==> flow/design.v <==
`timescale 1ns / 1ps
module compff2(ce,clk,x1,img1,x2,img2,y1,img3,y2,img4);
input ce,clk;
input signed [15:0] x1,img1,x2,img2;
output reg signed [15:0] y1,img3,y2,img4;
always @(posedge clk)
begin
y1 <= x1+x2;
img3 <= img1+ img2 ;
y2 <= x1-x2;
img4 <= img1 - img2;
end
endmodule
`timescale 1ns / 1ps
module compff4(ce,clk,xa1,imga1,xa2,imga2,xa3,imga3,xa4,imga4,yb1,imgb1,yb2,imgb2,yb3,imgb3,yb4,imgb4);
input ce,clk;
input signed[15:0] xa1,imga1,xa2,imga2,xa3,imga3,xa4,imga4;
output reg signed [15:0]yb1,imgb1,yb2,imgb2,yb3,imgb3,yb4,imgb4;
wire signed [15:0] yc1,imgc1,yc2,imgc2,yc3,imgc3,yc4,imgc4;
compff2 a0(ce,clk,xa1,imga1,xa3,imga3,yc1,imgc1,yc2,imgc2);
compff2 a1(ce,clk,xa2,imga2,xa4,imga4,yc3,imgc3,yc4,imgc4);
always @(posedge clk)
begin 
yb1 <= yc1 + yc3;
imgb1 <= imgc1 + imgc3;
yb2 <= yc2 + imgc4;
imgb2 <=  imgc2 - yc4 ;
yb3 <= yc1 - yc3;
imgb3 <= imgc1 - imgc3;
yb4 <= yc2 - imgc4;
imgb4 <= imgc2 +  yc4 ;
end
endmodule
`timescale 1ns / 1ps
module compff8(ce,clk,xg1,imgg1,xg2,imgg2,xg3,imgg3,xg4,imgg4,xg5,imgg5,xg6,imgg6,xg7,imgg7,xg8,imgg8,yh1,imgh1,yh2,imgh2,yh3,imgh3,yh4,imgh4,yh5,imgh5,yh6,imgh6,yh7,imgh7,yh8,imgh8);
input ce,clk;
input signed[15:0] xg1,imgg1,xg2,imgg2,xg3,imgg3,xg4,imgg4,xg5,imgg5,xg6,imgg6,xg7,imgg7,xg8,imgg8;
output reg signed[15:0] yh1,imgh1,yh2,imgh2,yh3,imgh3,yh4,imgh4,yh5,imgh5,yh6,imgh6,yh7,imgh7,yh8,imgh8;
wire signed [15:0] ya[7:0],imga[7:0];
compff4 b1(ce,clk,xg1,imgg1,xg3,imgg3,xg5,imgg5,xg7,imgg7,ya[0],imga[0],ya[1],imga[1],ya[2],imga[2],ya[3],imga[3]);
compff4 b2(ce,clk,xg2,imgg2,xg4,imgg4,xg6,imgg6,xg8,imgg8,ya[4],imga[4],ya[5],imga[5],ya[6],imga[6],ya[7],imga[7]);
function signed [15:0] m707;
input signed [15:0] s;
reg signed [31:0] p;
begin
p = s * 32'sd23167 + 32'sd16384;
m707 = p[30:15];
end
endfunction
always @(posedge clk)                
begin
yh1 <= ya[0] + ya[4]  ;
imgh1 <= imga[0] + imga[4] ;
yh2 <= ya[1]+ m707(ya[5] + imga[5]) ;
imgh2 <= imga[1]+ m707(imga[5] - ya[5]) ;
yh3 <= ya[2] + imga[6];
imgh3 <= imga[2] - ya[6];
yh4 <= ya[3] + m707(imga[7] - ya[7]);
imgh4 <= imga[3] - m707(ya[7] + imga[7]);
yh5 <= ya[0] - ya[4];
imgh5 <= imga[0] - imga[4];
yh6 <= ya[1] - m707(ya[5] + imga[5]);
imgh6 <= imga[1] + m707( ya[5] - imga[5]);
yh7 <= ya[2] - imga[6];
imgh7 <= imga[2] + ya[6];
yh8 <= ya[3] + m707(ya[7] - imga[7]);
imgh8 <= imga[3] + m707(ya[7] + imga[7]);
end
endmodule
Tool chain data of compff8
Tool output for the design above, in the order of the flow.
Line numbers count from 1 in the design file above.
Operators carry their Yosys type and port widths (W data, S select, Z words).
{ "setup": {"design": "compff8", "clock": "clk", "library": "sky130hd", "corner": "tt_025C_1v80"} }

Elaborated design
Yosys after proc, flatten, opt, wreduce and memory -nomap, before mapping. Enables and synchronous resets that opt folds into registers are not counted as muxes. Print and check cells are not counted. Equal cells are merged and count once.
{ "op_classes": {"equal": 0, "n_div": 0, "cmp": 0, "shifts": 0, "addsub": 60, "muxes": 0, "bitwise": 0, "n_mul": 6, "reduce_and_logical": 0} }
{ "op_table": {"columns": ["cell", "count"], "rows": [
  ["$mul A16 B16 Y31 const B", 6],
  ["$add A16 B16 Y16", 28],
  ["$sub A16 B16 Y16", 26],
  ["$add A31 B16 Y31 const B", 6]
]} }
{ "word_totals": {"rom_bits": 0, "input_bits": 258, "clocked_rd_ports_x_width": 0, "mem_count": 0, "reg_bits": 768, "out_inout_bits": 256, "wordCells": 114, "ramBits": 0, "latch_bits": 0} }

Longest topological paths
Depth = most cells in a row (Yosys ltp): at word level without a register or memory, in the mapped netlist without a sequential cell, where the memories' decode and read muxes count.
{ "depth": {"word_depth": 4, "abc_area": 0, "mapped_depth": 45} }

Synthesis result
Yosys stat after the flow's synthesis: flattened, memories mapped to cells. It holds for the ABC_AREA given above (unset counts as 0); a run with the other value may have another netlist.
Totals and module areas in this step are rounded.
{ "mapped": {"flip_flops": 746, "seq_area_um2": 14900, "stdcells": 9194, "n_buf": 112, "yosys_area_um2": 82800} }
{ "by_type": {"columns": ["type", "count", "type_area_um2"], "rows": [
  ["sky130_fd_sc_hd__ha_1", 1529, 1.91E+04],
  ["sky130_fd_sc_hd__dfxtp_1", 746, 1.49E+04],
  ["sky130_fd_sc_hd__fa_1", 730, 1.46E+04],
  ["sky130_fd_sc_hd__inv_1", 2118, 7.95E+03],
  ["sky130_fd_sc_hd__xnor2_1", 634, 5.55E+03],
  ["sky130_fd_sc_hd__a21oi_1", 521, 2.61E+03],
  ["sky130_fd_sc_hd__xor2_1", 234, 2.05E+03],
  ["sky130_fd_sc_hd__nor2_1", 493, 1.85E+03],
  ["sky130_fd_sc_hd__o21ai_0", 293, 1.47E+03],
  ["sky130_fd_sc_hd__o21bai_1", 142, 1.07E+03],
  ["sky130_fd_sc_hd__a21o_1", 125, 938.4],
  ["sky130_fd_sc_hd__nor3_1", 178, 890.854],
  ["sky130_fd_sc_hd__nor2b_1", 134, 838.304],
  ["sky130_fd_sc_hd__nand2_1", 180, 675.648],
  ["sky130_fd_sc_hd__and3_1", 97, 606.832],
  ["sky130_fd_sc_hd__a2111oi_0", 60, 525.504],
  ["sky130_fd_sc_hd__a211oi_1", 63, 472.954],
  ["sky130_fd_sc_hd__nand3_1", 92, 460.442]
]} }
Not listed: further types 71, cells in them 825.
The figures by module come from a second, unflattened synthesis with its own total; it is not the netlist above.
{ "unflattened": {"cells_unflattened": 10076, "hier_area_um2": 88500} }
Each row is one instance without its submodules.
{ "by_module": {"columns": ["module", "n_inst", "mod_area_um2", "cells", "mod_seq_area_um2"], "rows": [
  ["compff8", 1, 53700, 5998, 5000],
  ["compff2", 4, 4420, 520, 1240],
  ["compff4", 2, 8590, 999, 2480]
]} }

Worst setup path after synthesis
Path of least setup slack by OpenSTA after synthesis, without wires, with an ideal clock, recovery checks aside; 20% of the period is set as input and as output delay. Where synthesis merged equal registers, the netlist keeps one of their names.
{ "synth_timing": {"path_type": "register to register", "from": "reg b2.imgb2[0]", "to": "reg imgh2[15]", "arrival_ns": 9.684, "delay_ns": 9.813, "period_ns": 12.0, "setup_slack_ns": 2.186, "stages": 40, "launch_ns": 0.000, "path_buffers": 0, "period_less_setup_slack_ns": 9.814} }
"delay_ns" = arrival - input delay + setup time.
"stages": output pins that drive a net of the path, with the launching flip-flop's if there is one; two outputs of one cell count as two.
"period_less_setup_slack_ns" is the clock period less the worst setup slack; recovery checks do not enter. This is arithmetic on one report: input and output delays are still those of the set period (20% each).
The rows between start and end are the longest chain of elaborated cells between them; the timing report does not say that the signal goes this way. Where chains are equally long, one stands for them.
A line is the first line of the expression or statement that the cell stems from. Yosys adds cells for indexed reads and writes and turns some case tables into memories.
{ "synth_via": {"path_cell_list": "sky130_fd_sc_hd__dfxtp_1 > sky130_fd_sc_hd__inv_1 > sky130_fd_sc_hd__ha_1 > sky130_fd_sc_hd__inv_1 > sky130_fd_sc_hd__fa_1 > sky130_fd_sc_hd__a21o_1 > sky130_fd_sc_hd__a21oi_1 > sky130_fd_sc_hd__o21bai_1 > sky130_fd_sc_hd__a31oi_1 > sky130_fd_sc_hd__o21ai_0 > sky130_fd_sc_hd__o41ai_2 > sky130_fd_sc_hd__nor2_1 > sky130_fd_sc_hd__o21ai_0 > sky130_fd_sc_hd__nand2b_1 > sky130_fd_sc_hd__xnor2_1 > sky130_fd_sc_hd__fa_1 > sky130_fd_sc_hd__fa_1 > sky130_fd_sc_hd__inv_1 > (+4 left out) > sky130_fd_sc_hd__fa_1 > sky130_fd_sc_hd__inv_1 > sky130_fd_sc_hd__ha_1 > sky130_fd_sc_hd__nand2_1 > sky130_fd_sc_hd__or4_1 > sky130_fd_sc_hd__nor3b_1 > sky130_fd_sc_hd__o21ai_0 > sky130_fd_sc_hd__a21boi_0 > sky130_fd_sc_hd__nor2_1 > sky130_fd_sc_hd__xnor2_1 > sky130_fd_sc_hd__ha_1 > sky130_fd_sc_hd__nor4_1 > sky130_fd_sc_hd__nor4_1 > sky130_fd_sc_hd__o21a_1 > sky130_fd_sc_hd__o21ai_0 > sky130_fd_sc_hd__a21boi_0 > sky130_fd_sc_hd__a211oi_1 > sky130_fd_sc_hd__xnor3_1", "elab_chain_len": 4, "cells_between": 4, "classes_between": "3 x add/sub; 1 x mul"} }
{ "synth_lines": {"columns": ["item", "line", "rtl"], "rows": [
  ["start: declaration", 18, "output reg signed [15:0]yb1,imgb1,yb2,imgb2,yb3,imgb3,yb4,imgb4;"],
  ["start: assignment", 27, "imgb2 <=  imgc2 - yc4 ;"],
  ["$sub A16 B16 Y16", 55, "imgh2 <= imga[1]+ m707(imga[5] - ya[5]) ;"],
  ["$mul A16 B16 Y31", 46, "p = s * 32'sd23167 + 32'sd16384;"],
  ["$add A31 B16 Y31", 46, null],
  ["$add A16 B16 Y16", 55, null],
  ["end: assignment", 55, null],
  ["end: declaration", 38, "output reg signed[15:0] yh1,imgh1,yh2,imgh2,yh3,imgh3,yh4,imgh4,yh5,imgh5,yh6,imgh6,yh7,imgh7,yh8,imgh8;"]
]} }

Path in the finished layout
From the final timing report of run 1: the path of least setup slack in the routed layout; clock arrival at registers is part of the times.
{ "layout_timing": {"path_type": "register to register", "from": "reg b2.imgb2[0]", "to": "reg imgh2[15]", "launch_ns": 0.73, "stages": 41, "path_buffers": 0, "period_ns": 11.9, "arrival_ns": 11.69, "setup_slack_ns": 0.82} }
The rows between start and end are the longest chain of elaborated cells between them; the timing report does not say that the signal goes this way. Where chains are equally long, one stands for them.
{ "layout_via": {"path_cell_list": "sky130_fd_sc_hd__dfxtp_1 > sky130_fd_sc_hd__inv_1 > sky130_fd_sc_hd__ha_1 > sky130_fd_sc_hd__inv_1 > sky130_fd_sc_hd__fa_1 > sky130_fd_sc_hd__a21o_1 > sky130_fd_sc_hd__a21oi_1 > sky130_fd_sc_hd__o21bai_1 > sky130_fd_sc_hd__a31oi_1 > sky130_fd_sc_hd__o21ai_0 > sky130_fd_sc_hd__o41ai_2 > sky130_fd_sc_hd__nor2_1 > sky130_fd_sc_hd__o21ai_0 > sky130_fd_sc_hd__nand2b_1 > sky130_fd_sc_hd__xnor2_1 > sky130_fd_sc_hd__fa_1 > sky130_fd_sc_hd__inv_1 > sky130_fd_sc_hd__fa_1 > (+5 left out) > sky130_fd_sc_hd__fa_1 > sky130_fd_sc_hd__inv_1 > sky130_fd_sc_hd__ha_1 > sky130_fd_sc_hd__nand2_1 > sky130_fd_sc_hd__or4_1 > sky130_fd_sc_hd__nor3b_1 > sky130_fd_sc_hd__o21ai_0 > sky130_fd_sc_hd__a21boi_0 > sky130_fd_sc_hd__nor2_1 > sky130_fd_sc_hd__xnor2_1 > sky130_fd_sc_hd__ha_1 > sky130_fd_sc_hd__nor4_1 > sky130_fd_sc_hd__nor4_1 > sky130_fd_sc_hd__o21a_1 > sky130_fd_sc_hd__o21ai_0 > sky130_fd_sc_hd__a21boi_0 > sky130_fd_sc_hd__a211oi_1 > sky130_fd_sc_hd__xnor3_1", "elab_chain_len": 4, "cells_between": 4, "classes_between": "3 x add/sub; 1 x mul"} }
{ "layout_lines": {"columns": ["item", "line", "rtl"], "rows": [
  ["start: declaration", 18, "output reg signed [15:0]yb1,imgb1,yb2,imgb2,yb3,imgb3,yb4,imgb4;"],
  ["start: assignment", 27, "imgb2 <=  imgc2 - yc4 ;"],
  ["$sub A16 B16 Y16", 55, "imgh2 <= imga[1]+ m707(imga[5] - ya[5]) ;"],
  ["$mul A16 B16 Y31", 46, "p = s * 32'sd23167 + 32'sd16384;"],
  ["$add A31 B16 Y31", 46, null],
  ["$add A16 B16 Y16", 55, null],
  ["end: assignment", 55, null],
  ["end: declaration", 38, "output reg signed[15:0] yh1,imgh1,yh2,imgh2,yh3,imgh3,yh4,imgh4,yh5,imgh5,yh6,imgh6,yh7,imgh7,yh8,imgh8;"]
]} }

==> results <==
Measured data: module compff8, platform sky130hd, 3 stored runs of the flow under differing settings, order arbitrary. Input and output delays are each 20% of the period that was set; the output load is 0.01 pF.
"clock period reached" is the run's clock period less its worst setup slack. It is reckoned from that one timing run; input and output delays stay at 20% of the period that was set.
"time of the worst setup path" means the part of the period allowed to the worst setup path (the constraints hold back 20% at inputs and 20% at outputs) less its slack; where the path has registers, the arrival times of their clocks count too.
The results are shown rounded.

==> run 1: settings <==
{ "CAP_MARGIN": 30, "CELL_PAD_IN_SITES_DETAIL_PLACEMENT": 0, "CORE_ASPECT_RATIO": 0.71, "CORE_UTILIZATION": 16, "MAX_ROUTING_LAYER": "met5", "SETUP_SLACK_MARGIN": -0.55, "period_ns": 11.9, "CORE_MARGIN": 2, "SLEW_MARGIN": 20 }
==> run 1: results <==
mapped cell area after synthesis: 82800 sq um
die size: 523000 sq um
standard-cell area after layout: 100000 sq um
utilization: 19.4 %
lowest setup slack: 0.820 ns
post-route setup TNS: 0.000 ns
worst hold slack: 0.618 ns
clock period reached: 11.080 ns
time of the worst setup path: 11.08 ns
worst path kind: register to register

==> run 2: settings <==
{ "CAP_MARGIN": 20, "CORE_ASPECT_RATIO": 0.53, "CORE_MARGIN": 2, "CORE_UTILIZATION": 57, "GPL_TIMING_DRIVEN": 0, "MAX_ROUTING_LAYER": "met5", "SETUP_SLACK_MARGIN": 1.22, "TNS_END_PERCENT": 65, "period_ns": 8.59, "SLEW_MARGIN": 20 }
==> run 2: results <==
mapped cell area after synthesis: 82800 sq um
die size: 148000 sq um
standard-cell area after layout: 102000 sq um
utilization: 70.9 %
lowest setup slack: -1.09 ns
post-route setup TNS: -35.3 ns
worst hold slack: 0.585 ns
clock period reached: 9.679 ns
time of the worst setup path: 9.68 ns
worst path kind: register to register

==> run 3: settings <==
{ "CAP_MARGIN": 15, "CELL_PAD_IN_SITES_DETAIL_PLACEMENT": 2, "CELL_PAD_IN_SITES_GLOBAL_PLACEMENT": 1, "CORE_MARGIN": 7, "CORE_UTILIZATION": 20, "CTS_CLUSTER_DIAMETER": 156, "CTS_CLUSTER_SIZE": 13, "GPL_ROUTABILITY_DRIVEN": 0, "MIN_ROUTING_LAYER": "met2", "TNS_END_PERCENT": 80, "period_ns": 15.5, "SLEW_MARGIN": 20 }
==> run 3: results <==
mapped cell area after synthesis: 82800 sq um
die size: 432000 sq um
standard-cell area after layout: 97300 sq um
utilization: 23.6 %
lowest setup slack: 3.99 ns
post-route setup TNS: 0.000 ns
worst hold slack: 0.648 ns
clock period reached: 11.508 ns
time of the worst setup path: 11.51 ns
worst path kind: register to register
